==> flow/design.v <==
module ftdi_sync
(
     input           clk_i
    ,input           rst_i
    ,input           ftdi_rxf_i
    ,input           ftdi_txe_i
    ,input  [  7:0]  ftdi_data_in_i
    ,input           inport_valid_i
    ,input  [  7:0]  inport_data_i
    ,input           outport_accept_i
    ,output          ftdi_siwua_o
    ,output          ftdi_wrn_o
    ,output          ftdi_rdn_o
    ,output          ftdi_oen_o
    ,output [  7:0]  ftdi_data_out_o
    ,output          inport_accept_o
    ,output          outport_valid_o
    ,output [  7:0]  outport_data_o
);
wire [7:0] tx_data_w;
wire       tx_valid_w;
wire       tx_accept_w;
wire [6:0] tx_level_w;
ftdi_fifo
#(
    .WIDTH(8),
    .DEPTH(64),
    .ADDR_W(6),
    .COUNT_W(7)
)
u_fifo_out
(
    .clk_i(clk_i),
    .rst_i(rst_i),
    .push_i(inport_valid_i),
    .data_in_i(inport_data_i),
    .accept_o(inport_accept_o),
    .valid_o(tx_valid_w),
    .data_out_o(tx_data_w),
    .pop_i(tx_accept_w),
    .level_o(tx_level_w)
);
wire tx_empty_next_w = (tx_level_w <= 7'd1);
wire [7:0] rx_data_w  = ftdi_data_in_i;
wire       rx_valid_w = !ftdi_rdn_o && !ftdi_rxf_i;
wire       rx_accept_w;
wire [6:0] rx_level_w;
ftdi_fifo
#(
    .WIDTH(8),
    .DEPTH(64),
    .ADDR_W(6),
    .COUNT_W(7)
)
u_fifo_in
(
    .clk_i(clk_i),
    .rst_i(rst_i),
    .push_i(rx_valid_w),
    .data_in_i(rx_data_w),
    .accept_o(rx_accept_w),
    .valid_o(outport_valid_o),
    .data_out_o(outport_data_o),
    .pop_i(outport_accept_i),
    .level_o(rx_level_w)
);
wire rx_full_next_w = (rx_level_w >= 7'd63);
localparam STATE_W           = 2;
localparam STATE_IDLE        = 2'd0;
localparam STATE_TX          = 2'd1;
localparam STATE_RX          = 2'd2;
reg [STATE_W-1:0] state_q;
wire rx_space_w = rx_accept_w;
wire rx_ready_w = !ftdi_rxf_i;
wire tx_space_w = !ftdi_txe_i;
reg  tx_valid_q;
assign tx_accept_w = !tx_valid_q || (state_q == STATE_TX && tx_space_w);
always @ (posedge clk_i or posedge rst_i)
if (rst_i)
    tx_valid_q   <= 1'b0;
else if (tx_accept_w)
    tx_valid_q   <= tx_valid_w;
reg [STATE_W-1:0] next_state_r;
always @ *
begin
    next_state_r = state_q;
    case (state_q)
    STATE_IDLE :
    begin
        if (rx_ready_w && rx_space_w)
            next_state_r    = STATE_RX;
        else if (tx_space_w && (tx_valid_w || tx_valid_q))
            next_state_r    = STATE_TX;
    end
    STATE_RX :
    begin
        if (!rx_ready_w || rx_full_next_w)
            next_state_r  = STATE_IDLE;
    end
    STATE_TX :
    begin
        if (!tx_space_w || tx_empty_next_w)
            next_state_r  = STATE_IDLE;
    end    
    default:
        ;
   endcase
end
always @ (posedge clk_i or posedge rst_i)
if (rst_i)
    state_q   <= STATE_IDLE;
else
    state_q   <= next_state_r;
reg       rdn_q;
reg       wrn_q;
reg       oen_q;
reg [7:0] data_q;
always @ (posedge clk_i or posedge rst_i)
if (rst_i)
    oen_q   <= 1'b1;
else if (state_q == STATE_IDLE && next_state_r == STATE_RX)
    oen_q   <= 1'b0;
else if (state_q == STATE_RX && next_state_r == STATE_IDLE)
    oen_q   <= 1'b1;
always @ (posedge clk_i or posedge rst_i)
if (rst_i)
    rdn_q   <= 1'b1;
else if (state_q == STATE_IDLE && next_state_r == STATE_RX)
    rdn_q   <= 1'b0;
else if (state_q == STATE_RX && next_state_r == STATE_IDLE)
    rdn_q   <= 1'b1;
always @ (posedge clk_i or posedge rst_i)
if (rst_i)
    wrn_q   <= 1'b1;
else if (state_q == STATE_IDLE && next_state_r == STATE_TX)
    wrn_q   <= 1'b0;
else if (state_q == STATE_TX && next_state_r == STATE_IDLE)
    wrn_q   <= 1'b1;
always @ (posedge clk_i or posedge rst_i)
if (rst_i)
    data_q  <= 8'b0;
else if (tx_accept_w)
    data_q  <= tx_data_w;
assign ftdi_wrn_o      = wrn_q;
assign ftdi_rdn_o      = rdn_q;
assign ftdi_oen_o      = oen_q;
assign ftdi_data_out_o = data_q;
assign ftdi_siwua_o    = 1'b1;  
endmodule
module ftdi_fifo
#(
    parameter WIDTH   = 8,
    parameter DEPTH   = 4,
    parameter ADDR_W  = 2,
    parameter COUNT_W = 3
)
(
     input                clk_i
    ,input                rst_i
    ,input  [WIDTH-1:0]   data_in_i
    ,input                push_i
    ,input                pop_i
    ,output [WIDTH-1:0]   data_out_o
    ,output               accept_o
    ,output               valid_o
    ,output [COUNT_W-1:0] level_o
);
reg [WIDTH-1:0]   ram_q[DEPTH-1:0];
reg [ADDR_W-1:0]  rd_ptr_q;
reg [ADDR_W-1:0]  wr_ptr_q;
reg [COUNT_W-1:0] count_q;
always @ (posedge clk_i or posedge rst_i)
if (rst_i)
begin
    count_q   <= {(COUNT_W) {1'b0}};
    rd_ptr_q  <= {(ADDR_W) {1'b0}};
    wr_ptr_q  <= {(ADDR_W) {1'b0}};
end
else
begin
    if (push_i & accept_o)
    begin
        ram_q[wr_ptr_q] <= data_in_i;
        wr_ptr_q        <= wr_ptr_q + 1;
    end
    if (pop_i & valid_o)
        rd_ptr_q      <= rd_ptr_q + 1;
    if ((push_i & accept_o) & ~(pop_i & valid_o))
        count_q <= count_q + 1;
    else if (~(push_i & accept_o) & (pop_i & valid_o))
        count_q <= count_q - 1;
end
/*verilator lint_off WIDTH*/
assign valid_o       = (count_q != 0);
assign accept_o      = (count_q != DEPTH);
/*verilator lint_on WIDTH*/
assign data_out_o    = ram_q[rd_ptr_q];
assign level_o       = count_q;
endmodule
module ftdi_bridge
#(
     parameter MODE             = "SYNC"
    ,parameter CLK_DIV          = 2
    ,parameter GP_OUTPUTS       = 32
    ,parameter GP_INPUTS        = 32
    ,parameter GPIO_ADDRESS     = 32'hf0000000
    ,parameter GP_IN_EVENT_MASK = 0
    ,parameter AXI_ID           = 0
)
(
     input           clk_i
    ,input           rst_i
    ,input           ftdi_rxf_i
    ,input           ftdi_txe_i
    ,input  [  7:0]  ftdi_data_in_i
    ,input           mem_awready_i
    ,input           mem_wready_i
    ,input           mem_bvalid_i
    ,input  [  1:0]  mem_bresp_i
    ,input  [  3:0]  mem_bid_i
    ,input           mem_arready_i
    ,input           mem_rvalid_i
    ,input  [ 31:0]  mem_rdata_i
    ,input  [  1:0]  mem_rresp_i
    ,input  [  3:0]  mem_rid_i
    ,input           mem_rlast_i
    ,input  [ 31:0]  gp_inputs_i
    ,output          ftdi_siwua_o
    ,output          ftdi_wrn_o
    ,output          ftdi_rdn_o
    ,output          ftdi_oen_o
    ,output [  7:0]  ftdi_data_out_o
    ,output          mem_awvalid_o
    ,output [ 31:0]  mem_awaddr_o
    ,output [  3:0]  mem_awid_o
    ,output [  7:0]  mem_awlen_o
    ,output [  1:0]  mem_awburst_o
    ,output          mem_wvalid_o
    ,output [ 31:0]  mem_wdata_o
    ,output [  3:0]  mem_wstrb_o
    ,output          mem_wlast_o
    ,output          mem_bready_o
    ,output          mem_arvalid_o
    ,output [ 31:0]  mem_araddr_o
    ,output [  3:0]  mem_arid_o
    ,output [  7:0]  mem_arlen_o
    ,output [  1:0]  mem_arburst_o
    ,output          mem_rready_o
    ,output [ 31:0]  gp_outputs_o
);
localparam CMD_NOP          = 4'd0;
localparam CMD_WR           = 4'd1;
localparam CMD_RD           = 4'd2;
localparam CMD_GP_WR        = 4'd3;
localparam CMD_GP_RD        = 4'd4;
localparam CMD_GP_RD_CLR    = 4'd5;
localparam CMD_STREAM_ON    = 4'd6;
localparam CMD_STREAM_OFF   = 4'd7;
localparam LEN_W            = 12;
localparam DATA_W           = 8;
localparam STATE_W          = 4;
localparam STATE_IDLE       = 4'd0;
localparam STATE_CMD        = 4'd1;
localparam STATE_LEN        = 4'd2;
localparam STATE_ADDR0      = 4'd3;
localparam STATE_ADDR1      = 4'd4;
localparam STATE_ADDR2      = 4'd5;
localparam STATE_ADDR3      = 4'd6;
localparam STATE_WRITE      = 4'd7;
localparam STATE_READ       = 4'd8;
localparam STATE_DATA0      = 4'd9;
localparam STATE_DATA1      = 4'd10;
localparam STATE_DATA2      = 4'd11;
localparam STATE_DATA3      = 4'd12;
localparam STATE_GP_WR      = 4'd13;
localparam STATE_GP_RD      = 4'd14;
wire [DATA_W-1:0]   data_tx_w;
wire [DATA_W-1:0]   data_rx_w;
wire                wr_w;
wire                rd_w;
wire                wr_accept_w;
wire                rx_ready_w;
wire                read_skip_w;
reg [STATE_W-1:0]   state_q;
reg [LEN_W-1:0]     len_q;
reg [31:0]          mem_addr_q;
reg                 mem_cyc_q;
reg                 mem_wr_q;
reg [1:0]           data_idx_q;
reg [31:0]          data_q;
reg [GP_OUTPUTS-1:0] gp_out_q;
reg [GP_INPUTS-1:0]  gp_in_q;
wire magic_addr_w = (mem_addr_q == 32'd4026531840);
wire wr_byte_w = (state_q == STATE_WRITE) && rx_ready_w && !mem_cyc_q && (len_q != {LEN_W{1'b0}});
reg [STATE_W-1:0] next_state_r;
always @ *
begin
    next_state_r = state_q;
    case (state_q)
    STATE_IDLE :
    begin
        if (rx_ready_w)
            next_state_r    = STATE_CMD;
    end
    STATE_CMD :
    begin
        if (data_rx_w[3:0] == CMD_NOP)
            next_state_r  = STATE_IDLE;
        else if (data_rx_w[3:0] == CMD_WR || data_rx_w[3:0] == CMD_RD)
            next_state_r  = STATE_LEN;
        else if (data_rx_w[3:0] == CMD_GP_WR)
            next_state_r  = STATE_GP_WR;
        else if (data_rx_w[3:0] == CMD_GP_RD)
            next_state_r  = STATE_GP_RD;
        else
            next_state_r  = STATE_IDLE;
    end
    STATE_LEN :
    begin
        if (rx_ready_w)
            next_state_r  = STATE_ADDR0;
    end
    STATE_ADDR0 : if (rx_ready_w) next_state_r  = STATE_ADDR1;
    STATE_ADDR1 : if (rx_ready_w) next_state_r  = STATE_ADDR2;
    STATE_ADDR2 : if (rx_ready_w) next_state_r  = STATE_ADDR3;
    STATE_ADDR3 :
    begin
        if (rx_ready_w && mem_wr_q) 
            next_state_r  = STATE_WRITE;
        else if (rx_ready_w) 
            next_state_r  = STATE_READ;            
    end
    STATE_WRITE :
    begin
        if (len_q == {LEN_W{1'b0}} && (mem_bvalid_i || magic_addr_w))
            next_state_r  = STATE_IDLE;
        else
            next_state_r  = STATE_WRITE;
    end
    STATE_READ :
    begin
        if (mem_rvalid_i || magic_addr_w)
            next_state_r  = STATE_DATA0;
    end
    STATE_DATA0 :
    begin
        if (read_skip_w)
            next_state_r  = STATE_DATA1;
        else if (wr_accept_w && (len_q == {LEN_W{1'b0}}))
            next_state_r  = STATE_IDLE;
        else if (wr_accept_w)
            next_state_r  = STATE_DATA1;
    end
    STATE_DATA1 :
    begin
        if (read_skip_w)
            next_state_r  = STATE_DATA2;
        else if (wr_accept_w && (len_q == {LEN_W{1'b0}}))
            next_state_r  = STATE_IDLE;
        else if (wr_accept_w)
            next_state_r  = STATE_DATA2;
    end
    STATE_DATA2 :
    begin
        if (read_skip_w)
            next_state_r  = STATE_DATA3;
        else if (wr_accept_w && (len_q == {LEN_W{1'b0}}))
            next_state_r  = STATE_IDLE;
        else if (wr_accept_w)
            next_state_r  = STATE_DATA3;
    end
    STATE_DATA3 :
    begin
        if (wr_accept_w && (len_q != {LEN_W{1'b0}}))
            next_state_r  = STATE_READ;
        else if (wr_accept_w)
            next_state_r  = STATE_IDLE;
    end
    STATE_GP_WR :
    begin
        if (rx_ready_w)
            next_state_r  = STATE_IDLE;
    end
    STATE_GP_RD :
    begin
        if (wr_accept_w)
            next_state_r  = STATE_IDLE;
    end
    default:
        ;
   endcase
end
always @ (posedge clk_i or posedge rst_i)
if (rst_i)
    state_q   <= STATE_IDLE;
else
    state_q   <= next_state_r;
assign wr_w = (((state_q == STATE_DATA0) |
               (state_q == STATE_DATA1) |
               (state_q == STATE_DATA2) |
               (state_q == STATE_DATA3)) && !read_skip_w) |
              (state_q == STATE_GP_RD);
assign rd_w = (state_q == STATE_CMD) |
              (state_q == STATE_LEN) |
              (state_q == STATE_ADDR0) |
              (state_q == STATE_ADDR1) |
              (state_q == STATE_ADDR2) |
              (state_q == STATE_ADDR3) |
              (state_q == STATE_WRITE && !mem_cyc_q && len_q != {LEN_W{1'b0}}) |
              (state_q == STATE_GP_WR);
always @ (posedge clk_i or posedge rst_i)
if (rst_i)
    len_q       <= {LEN_W{1'b0}};
else if (state_q == STATE_CMD && rx_ready_w)
    len_q[11:8] <= data_rx_w[7:4];
else if (state_q == STATE_LEN && rx_ready_w)
    len_q[7:0]  <= data_rx_w[7:0];
else if (wr_byte_w)
    len_q       <= len_q - {{(LEN_W-1){1'b0}}, 1'b1};
else if (state_q == STATE_READ && ((mem_cyc_q && mem_rvalid_i) || magic_addr_w))
    len_q       <= len_q - {{(LEN_W-1){1'b0}}, 1'b1};
else if (((state_q == STATE_DATA0) || (state_q == STATE_DATA1) || (state_q == STATE_DATA2)) && wr_accept_w && !read_skip_w)
    len_q       <= len_q - {{(LEN_W-1){1'b0}}, 1'b1};
always @ (posedge clk_i or posedge rst_i)
if (rst_i)
    mem_addr_q        <= 'd0;
else if (state_q == STATE_ADDR0 && rx_ready_w)
    mem_addr_q[31:24] <= data_rx_w;
else if (state_q == STATE_ADDR1 && rx_ready_w)
    mem_addr_q[23:16] <= data_rx_w;
else if (state_q == STATE_ADDR2 && rx_ready_w)
    mem_addr_q[15:8]  <= data_rx_w;
else if (state_q == STATE_ADDR3 && rx_ready_w)
    mem_addr_q[7:0]   <= data_rx_w;
else if (state_q == STATE_WRITE && (mem_cyc_q && mem_bvalid_i))
    mem_addr_q        <= {mem_addr_q[31:2], 2'b0} + 'd4;
else if (state_q == STATE_READ && (mem_cyc_q && mem_rvalid_i))
    mem_addr_q        <= {mem_addr_q[31:2], 2'b0} + 'd4;
always @ (posedge clk_i or posedge rst_i)
if (rst_i)
    data_idx_q <= 2'b0;
else if (state_q == STATE_ADDR3)
    data_idx_q <= data_rx_w[1:0];
else if (wr_byte_w)
    data_idx_q <= data_idx_q + 2'd1;
else if (((state_q == STATE_DATA0) || (state_q == STATE_DATA1) || (state_q == STATE_DATA2)) && (data_idx_q != 2'b0))
    data_idx_q <= data_idx_q - 2'd1;
assign read_skip_w = (data_idx_q != 2'b0);
always @ (posedge clk_i or posedge rst_i)
if (rst_i)
    data_q <= 32'b0;
else if (state_q == STATE_IDLE)
    data_q <= {{(32-GP_INPUTS){1'b0}}, gp_in_q};
else if (wr_byte_w)
begin
    case (data_idx_q)
        2'd0: data_q[7:0]   <= data_rx_w;
        2'd1: data_q[15:8]  <= data_rx_w;
        2'd2: data_q[23:16] <= data_rx_w;
        2'd3: data_q[31:24] <= data_rx_w;
    endcase
end
else if (state_q == STATE_READ && mem_rvalid_i)
    data_q <= mem_rdata_i;
else if (((state_q == STATE_DATA0) || (state_q == STATE_DATA1) || (state_q == STATE_DATA2)) && (wr_accept_w || read_skip_w))
    data_q <= {8'b0, data_q[31:8]};
assign data_tx_w  = data_q[7:0];
assign mem_wdata_o = data_q;
reg mem_awvalid_q;
reg mem_awvalid_r;
reg mem_wvalid_q;
reg mem_wvalid_r;
always @ *
begin
    mem_awvalid_r = 1'b0;
    mem_wvalid_r  = 1'b0;
    if (mem_awvalid_o && !mem_awready_i)
        mem_awvalid_r = mem_awvalid_q;
    else if (mem_awvalid_o)
        mem_awvalid_r = 1'b0;
    else if (wr_byte_w && (data_idx_q == 2'd3 || len_q == 1))
        mem_awvalid_r = !magic_addr_w;
    if (mem_wvalid_o && !mem_wready_i)
        mem_wvalid_r = mem_wvalid_q;
    else if (mem_wvalid_o)
        mem_wvalid_r = 1'b0;
    else if (wr_byte_w && (data_idx_q == 2'd3 || len_q == 1))
        mem_wvalid_r = !magic_addr_w;
end
always @ (posedge clk_i or posedge rst_i)
if (rst_i)
begin
    mem_awvalid_q <= 1'b0;
    mem_wvalid_q  <= 1'b0;
end
else
begin
    mem_awvalid_q <= mem_awvalid_r;
    mem_wvalid_q  <= mem_wvalid_r;
end
assign mem_awvalid_o = mem_awvalid_q;
assign mem_wvalid_o  = mem_wvalid_q;
assign mem_awaddr_o  = {mem_addr_q[31:2], 2'b0};
assign mem_awid_o    = AXI_ID;
assign mem_awlen_o   = 8'b0;
assign mem_awburst_o = 2'b01;
assign mem_wlast_o   = 1'b1;
assign mem_bready_o = 1'b1;
reg mem_arvalid_q;
reg mem_arvalid_r;
always @ *
begin
    mem_arvalid_r = 1'b0;
    if (mem_arvalid_o && !mem_arready_i)
        mem_arvalid_r = mem_arvalid_q;
    else if (mem_arvalid_o)
        mem_arvalid_r = 1'b0;
    else if (state_q == STATE_READ && !mem_cyc_q)
        mem_arvalid_r = !magic_addr_w;
end
always @ (posedge clk_i or posedge rst_i)
if (rst_i)
    mem_arvalid_q <= 1'b0;
else
    mem_arvalid_q <= mem_arvalid_r;
assign mem_arvalid_o = mem_arvalid_q;
assign mem_araddr_o  = {mem_addr_q[31:2], 2'b0};
assign mem_arid_o    = AXI_ID;
assign mem_arlen_o   = 8'b0;
assign mem_arburst_o = 2'b01;
assign mem_rready_o  = 1'b1;
reg [3:0] mem_sel_q;
reg [3:0] mem_sel_r;
always @ *
begin
    mem_sel_r = 4'b1111;
    case (data_idx_q)
    2'd0: mem_sel_r = 4'b0001;
    2'd1: mem_sel_r = 4'b0011;
    2'd2: mem_sel_r = 4'b0111;
    2'd3: mem_sel_r = 4'b1111;
    endcase
    case (mem_addr_q[1:0])
    2'd0: mem_sel_r = mem_sel_r & 4'b1111;
    2'd1: mem_sel_r = mem_sel_r & 4'b1110;
    2'd2: mem_sel_r = mem_sel_r & 4'b1100;
    2'd3: mem_sel_r = mem_sel_r & 4'b1000;
    endcase
end
always @ (posedge clk_i or posedge rst_i)
if (rst_i)
    mem_sel_q    <= 4'b0;
else if (state_q == STATE_IDLE)
    mem_sel_q   <= 4'b1111;
else if (wr_byte_w && (data_idx_q == 2'd3 || len_q == 1))
    mem_sel_q   <= mem_sel_r;
assign mem_wstrb_o  = mem_sel_q;
always @ (posedge clk_i or posedge rst_i)
if (rst_i)
    mem_wr_q    <= 1'b0;
else if (state_q == STATE_CMD && rx_ready_w)
    mem_wr_q    <= (data_rx_w[3:0] == CMD_WR);
always @ (posedge clk_i or posedge rst_i)
if (rst_i == 1'b1)
    mem_cyc_q <= 1'b0;
else if (mem_arvalid_r || mem_awvalid_r)
    mem_cyc_q <= 1'b1;
else if (mem_bvalid_i || mem_rvalid_i)
    mem_cyc_q <= 1'b0;
reg gpio_wr_q;
always @ (posedge clk_i or posedge rst_i)
if (rst_i)
    gpio_wr_q <= 1'b0;
else if (magic_addr_w && wr_byte_w && (data_idx_q == 2'd3 || len_q == 1))
    gpio_wr_q <= 1'b1;
else
    gpio_wr_q <= 1'b0;
always @ (posedge clk_i or posedge rst_i)
if (rst_i)
    gp_out_q <= {(GP_OUTPUTS){1'b0}};
else if (state_q == STATE_GP_WR && rx_ready_w)
    gp_out_q <= {{(GP_OUTPUTS-8){1'b0}}, data_rx_w};
else if (gpio_wr_q)
    gp_out_q <= data_q[GP_OUTPUTS-1:0];
assign gp_outputs_o = gp_out_q;
reg [GP_INPUTS-1:0]  gp_in_r;
always @ *
begin
    if ((state_q == STATE_GP_RD) && wr_accept_w)
        gp_in_r = gp_inputs_i;
    else
        gp_in_r = (gp_in_q & GP_IN_EVENT_MASK) | gp_inputs_i;
end
always @ (posedge clk_i or posedge rst_i)
if (rst_i)
    gp_in_q <= {(GP_INPUTS){1'b0}};
else
    gp_in_q <= gp_in_r;
generate
if (1)
begin
    ftdi_sync
    u_sync
    (
        .clk_i(clk_i),
        .rst_i(rst_i),
        .ftdi_rxf_i(ftdi_rxf_i),
        .ftdi_txe_i(ftdi_txe_i),
        .ftdi_siwua_o(ftdi_siwua_o),
        .ftdi_wrn_o(ftdi_wrn_o),
        .ftdi_rdn_o(ftdi_rdn_o),
        .ftdi_oen_o(ftdi_oen_o),
        .ftdi_data_out_o(ftdi_data_out_o),
        .ftdi_data_in_i(ftdi_data_in_i),
        .outport_valid_o(rx_ready_w),
        .outport_data_o(data_rx_w),
        .outport_accept_i(rd_w),
        .inport_valid_i(wr_w),
        .inport_data_i(data_tx_w),
        .inport_accept_o(wr_accept_w)
    );
end
endgenerate
endmodule
* Tool chain data of ftdi_bridge
Tool output for the design above, in the order of the flow. Line numbers count from 1 in the design file above. Operators: Yosys type, input widths -> output width; for muxes data width and select width s. The mark -- stands for no value.
Inputs: top ftdi_bridge, clock input clk_i, cell library sky130hd, corner tt_025C_1v80

* Word level
Source: Yosys, flattened and elaborated. Widths are those after wreduce. Registers that Yosys merges into a memory's read port (data or address) are not register bits. Print and check cells do not count. Equal cells are merged and count once.
Word-level totals: bits of input ports 94, word-level cells 851, flip-flop bits (word level) 1231, output and inout port bits 178
Operators by class: equal/unequal tests 306, reductions and logical operators 236, bitwise logic cells 28, add/sub/neg operators 12, muxes and demuxes 107, $lt $le $gt $ge 2
Operators by type and width (count):
- $pmux 8 s64 | 2
- $eq 6x6->1 const B | 128
- $reduce_and 3->1 | 128
- $eq 6x5->1 const B | 64
- $mux 8 | 42
- $eq 6x4->1 const B | 32
- $mux 4 | 31
- $eq 6x3->1 const B | 16
- $mux 32 | 2
- $pmux 4 s15 | 1
- $eq 6x2->1 const B | 8
- $logic_and 1x1->1 | 42
- $add 32x3->32 const B | 1
- $eq 32x32->1 const B | 1
- $pmux 4 s4 | 2
- $eq 4x4->1 const B | 7
- $mux 7 | 4
- $add 6x1->6 const B | 4
- $eq 6x1->1 const B | 4
- $logic_not 6->1 | 4
- $eq 4x3->1 const B | 5
- $reduce_bool 2->1 | 8
- $eq 4x2->1 const B | 4
- $reduce_and 4->1 | 4
- $reduce_bool 15->1 | 1
- $reduce_bool 3->1 | 5
- $logic_or 1x1->1 | 14
- $ne 2x1->1 const B | 7
Not listed: further kinds 32, cells in them 120.

* Logic depth
Longest topological path by Yosys (ltp), each cell counted once; first at word level (registers and memories cut), then after technology mapping (sequential cells cut; the memories' decode and read muxes count).
Logic depth: depth in word-level cells 12, ABC_AREA 1, mapped depth 21, depth with buffers taken out 20

* Synthesis result
Yosys stat after the flow's synthesis: flattened, memories mapped to cells. It holds for the ABC_AREA given above (unset counts as 0); a run with the other value may have another netlist.
Synthesis totals: cells in the netlist 5100, chip area (Yosys) 0.0541006 mm^2, sequential part of the area 0.0362348 mm^2, buffers 230, flip-flop cells 1243
Cell types:
- sky130_fd_sc_hd__edfxtp_1 | count 1024, area in all 3.07E+04 um^2
- sky130_fd_sc_hd__dfrtp_1 | count 215, area in all 5380.16 um^2
- sky130_fd_sc_hd__nand2_1 | count 1383, area in all 5.19E+03 um^2
- sky130_fd_sc_hd__nor2_1 | count 661, area in all 2481.13 um^2
- sky130_fd_sc_hd__inv_1 | count 455, area in all 1.71E+03 um^2
- sky130_fd_sc_hd__nand3_1 | count 297, area in all 1.49E+03 um^2
- sky130_fd_sc_hd__nand4_1 | count 128, area in all 800.768 um^2
- sky130_fd_sc_hd__buf_4 | count 104, area in all 780.749 um^2
- sky130_fd_sc_hd__o21ai_0 | count 91, area in all 455.437 um^2
- sky130_fd_sc_hd__ha_1 | count 35, area in all 437.92 um^2
- sky130_fd_sc_hd__xor2_1 | count 47, area in all 411.645 um^2
- sky130_fd_sc_hd__a21oi_1 | count 81, area in all 405.389 um^2
- sky130_fd_sc_hd__nor3_1 | count 76, area in all 380.365 um^2
- sky130_fd_sc_hd__o2111ai_1 | count 43, area in all 376.611 um^2
- sky130_fd_sc_hd__o211ai_1 | count 48, area in all 360.346 um^2
- sky130_fd_sc_hd__a211oi_1 | count 33, area in all 247.738 um^2
- sky130_fd_sc_hd__clkbuf_1 | count 65, area in all 243.984 um^2
- sky130_fd_sc_hd__buf_2 | count 44, area in all 220.211 um^2
Other cell types: 44; their cells: 270.

* Timing after synthesis
Path of least setup slack by OpenSTA after synthesis, without wires, with an ideal clock, recovery checks aside; 20% of the period is set as input and as output delay. Where synthesis merged equal registers, the netlist keeps one of their names.
Timing path after synthesis: path kind input port to flip-flop, from input port rst_i, to register genblk1.u_sync.u_fifo_in.ram_q[15][0], data required time 9.626 ns, library setup time 0.374 ns, arrival time 7.735 ns, launch time at the first pin 2.000 ns, clock period 10.0 ns, buffers on the path 0, delay of the path 6.109 ns, stages 3, setup slack 1.891 ns, input delay 2.000 ns, period reached after synthesis 8.109 ns
"delay of the path" is the arrival time less input delay plus setup time. "stages": output pins that drive a net of the path, with the launching flip-flop's if there is one; two outputs of one cell count as two. "period reached after synthesis" is the clock period less the worst setup slack; recovery checks do not enter. This is arithmetic on one report: input and output delays are still those of the set period (20% each). Between the ends stands the longest chain of elaborated cells between them, by number of cells; it is not shown to be the way that was timed. Of several equally long chains one is given. A line is the first line of the expression or statement that the cell stems from. Yosys adds cells for indexed reads and writes and turns some case tables into memories.
Between the ends, after synthesis: cells stage by stage sky130_fd_sc_hd__inv_1 > sky130_fd_sc_hd__nand2_1 > sky130_fd_sc_hd__nor2_1, cells in the longest elaborated chain 2, elaborated cells between the ends (all ways) 2, RTL lines with such cells 0, classes of those cells logic: 1; reduce/logical: 1
Ends and longest elaborated chain, after synthesis:
- start: declaration | RTL line 212 | ,input           rst_i
- $not 1->1
- $reduce_and 3->1
- end: assignment | RTL line 183 | ram_q[wr_ptr_q] <= data_in_i;
- end: declaration | RTL line 168 | reg [WIDTH-1:0]   ram_q[DEPTH-1:0];

* Path in the finished layout
Path of least setup slack in the final report of job 1 (OpenROAD, finished layout, wires in). Where an end is a register, its clock arrival counts in the times.
Timing path after layout: path kind input port to flip-flop, from input port ftdi_rxf_i, to register genblk1.u_sync.u_fifo_in.ram_q[5][0], data required time 10.40 ns, setup slack 5.04 ns, clock period 10.0 ns, library setup time 0.38 ns, stages 8, buffers on the path 1, arrival time 5.36 ns, input delay 2.00 ns, launch time at the first pin 2.00 ns
Between the ends stands the longest chain of elaborated cells between them, by number of cells; it is not shown to be the way that was timed. Of several equally long chains one is given.
Between the ends, after layout: cells stage by stage sky130_fd_sc_hd__clkdlybuf4s50_1 > sky130_fd_sc_hd__nor2_1 > sky130_fd_sc_hd__nand2_1 > sky130_fd_sc_hd__nor2_1 > sky130_fd_sc_hd__inv_1 > sky130_fd_sc_hd__nor2_1 > sky130_fd_sc_hd__nand2_1 > sky130_fd_sc_hd__nor2_1, cells in the longest elaborated chain 4, elaborated cells between the ends (all ways) 4, classes of those cells logic: 1; reduce/logical: 3
Ends and longest elaborated chain, after layout:
- start: declaration | RTL line 213 | ,input           ftdi_rxf_i
- $logic_not 1->1 | RTL line 45 | wire       rx_valid_w = !ftdi_rdn_o && !ftdi_rxf_i;
- $logic_and 1x1->1 | RTL line 45
- $and 1x1->1 | RTL line 181 | if (push_i & accept_o)
- $reduce_and 3->1
- end: assignment | RTL line 183 | ram_q[wr_ptr_q] <= data_in_i;
- end: declaration | RTL line 168 | reg [WIDTH-1:0]   ram_q[DEPTH-1:0];

Appendix: measured runs

Record of 2 stored runs of the RTL-to-layout flow on ftdi_bridge, platform sky130hd. The runs are unordered. Constraints: input delay and output delay 20% of the set period each, output load 0.01 pF.
"achieved clock period": clock period set for the run, less the worst setup slack. It is reckoned from that one timing run; input and output delays stay at 20% of the period that was set.
"time of the worst setup path" means the part of the period allowed to the worst setup path (the constraints hold back 20% at inputs and 20% at outputs) less its slack; where the path has registers, the arrival times of their clocks count too.
By "total design power" is meant OpenSTA's value without simulated activity: inputs other than the clock are taken to toggle once in ten clock periods, and the tool carries that through the logic.

[job 1] flow files
==> flow/run.sh <==
#!/bin/bash
# the make line also repeats the synthesis and layout settings of config.mk as NAME=value (left out here)
make -C /OpenROAD-flow-scripts/flow DESIGN_CONFIG=/design/flow/config.mk WORK_HOME=/design/flow/orfs CLKGATE_MAP_FILE= finish
==> flow/config.mk <==
export PLATFORM = sky130hd
export DESIGN_NAME = ftdi_bridge
export DESIGN_NICKNAME = ftdi_bridge
export VERILOG_FILES = /design/flow/design.v
export SDC_FILE = /design/flow/constraint.sdc
export NUM_CORES = 4
export LEC_CHECK = 0
export ABC_AREA = 1
export CAP_MARGIN = 20
export CORE_ASPECT_RATIO = 1.15
export CORE_MARGIN = 7
export CORE_UTILIZATION = 26
export CTS_CLUSTER_DIAMETER = 244
export HOLD_SLACK_MARGIN = 0.13
export MAX_ROUTING_LAYER = met5
export MIN_ROUTING_LAYER = met1
export PLACE_DENSITY_LB_ADDON = 0.1
export SETUP_SLACK_MARGIN = 0.84
export SLEW_MARGIN = 30
export TNS_END_PERCENT = 35
==> flow/constraint.sdc <==
create_clock -name core_clock -period 10.0 [get_ports {clk_i}]
set_input_delay 2.0000 -clock core_clock [delete_from_list [all_inputs] [get_ports {clk_i}]]
set_output_delay 2.0000 -clock core_clock [all_outputs]
set_load 0.01 [all_outputs]

[job 1] result: area of the synthesized netlist 0.0541006 mm^2; area of the die 0.22108 mm^2; standard-cell area of the final layout 0.0640589 mm^2; utilization after layout 31.0 %; setup slack of the worst path 5.039 ns; summed negative setup slack 0.000 ns; post-route worst hold slack 0.482 ns; total design power 17,568 uW; achieved clock period 4.961 ns; time of the worst setup path 2.96 ns; worst path kind input port to flip-flop

[job 2] flow files
==> flow/run.sh <==
#!/bin/bash
# the make line also repeats the synthesis and layout settings of config.mk as NAME=value (left out here)
make -C /OpenROAD-flow-scripts/flow DESIGN_CONFIG=/design/flow/config.mk WORK_HOME=/design/flow/orfs CLKGATE_MAP_FILE= finish
==> flow/config.mk <==
export PLATFORM = sky130hd
export DESIGN_NAME = ftdi_bridge
export DESIGN_NICKNAME = ftdi_bridge
export VERILOG_FILES = /design/flow/design.v
export SDC_FILE = /design/flow/constraint.sdc
export NUM_CORES = 4
export LEC_CHECK = 0
export CAP_MARGIN = 20
export CELL_PAD_IN_SITES_GLOBAL_PLACEMENT = 3
export CORE_ASPECT_RATIO = 1.97
export CORE_MARGIN = 2
export CORE_UTILIZATION = 43
export CTS_CLUSTER_DIAMETER = 244
export GPL_TIMING_DRIVEN = 1
export PLACE_DENSITY_LB_ADDON = 0.0
export SLEW_MARGIN = 20
export TNS_END_PERCENT = 70
==> flow/constraint.sdc <==
create_clock -name core_clock -period 7.87 [get_ports {clk_i}]
set_input_delay 1.5740 -clock core_clock [delete_from_list [all_inputs] [get_ports {clk_i}]]
set_output_delay 1.5740 -clock core_clock [all_outputs]
set_load 0.01 [all_outputs]

[job 2] result: area of the synthesized netlist 0.0512254 mm^2; area of the die 0.122066 mm^2; standard-cell area of the final layout 0.0596948 mm^2; utilization after layout 50.6 %; setup slack of the worst path 2.397 ns; summed negative setup slack 0.000 ns; post-route worst hold slack 0.463 ns; total design power 21,906 uW; achieved clock period 5.473 ns; time of the worst setup path 5.47 ns; worst path kind flip-flop to flip-flop
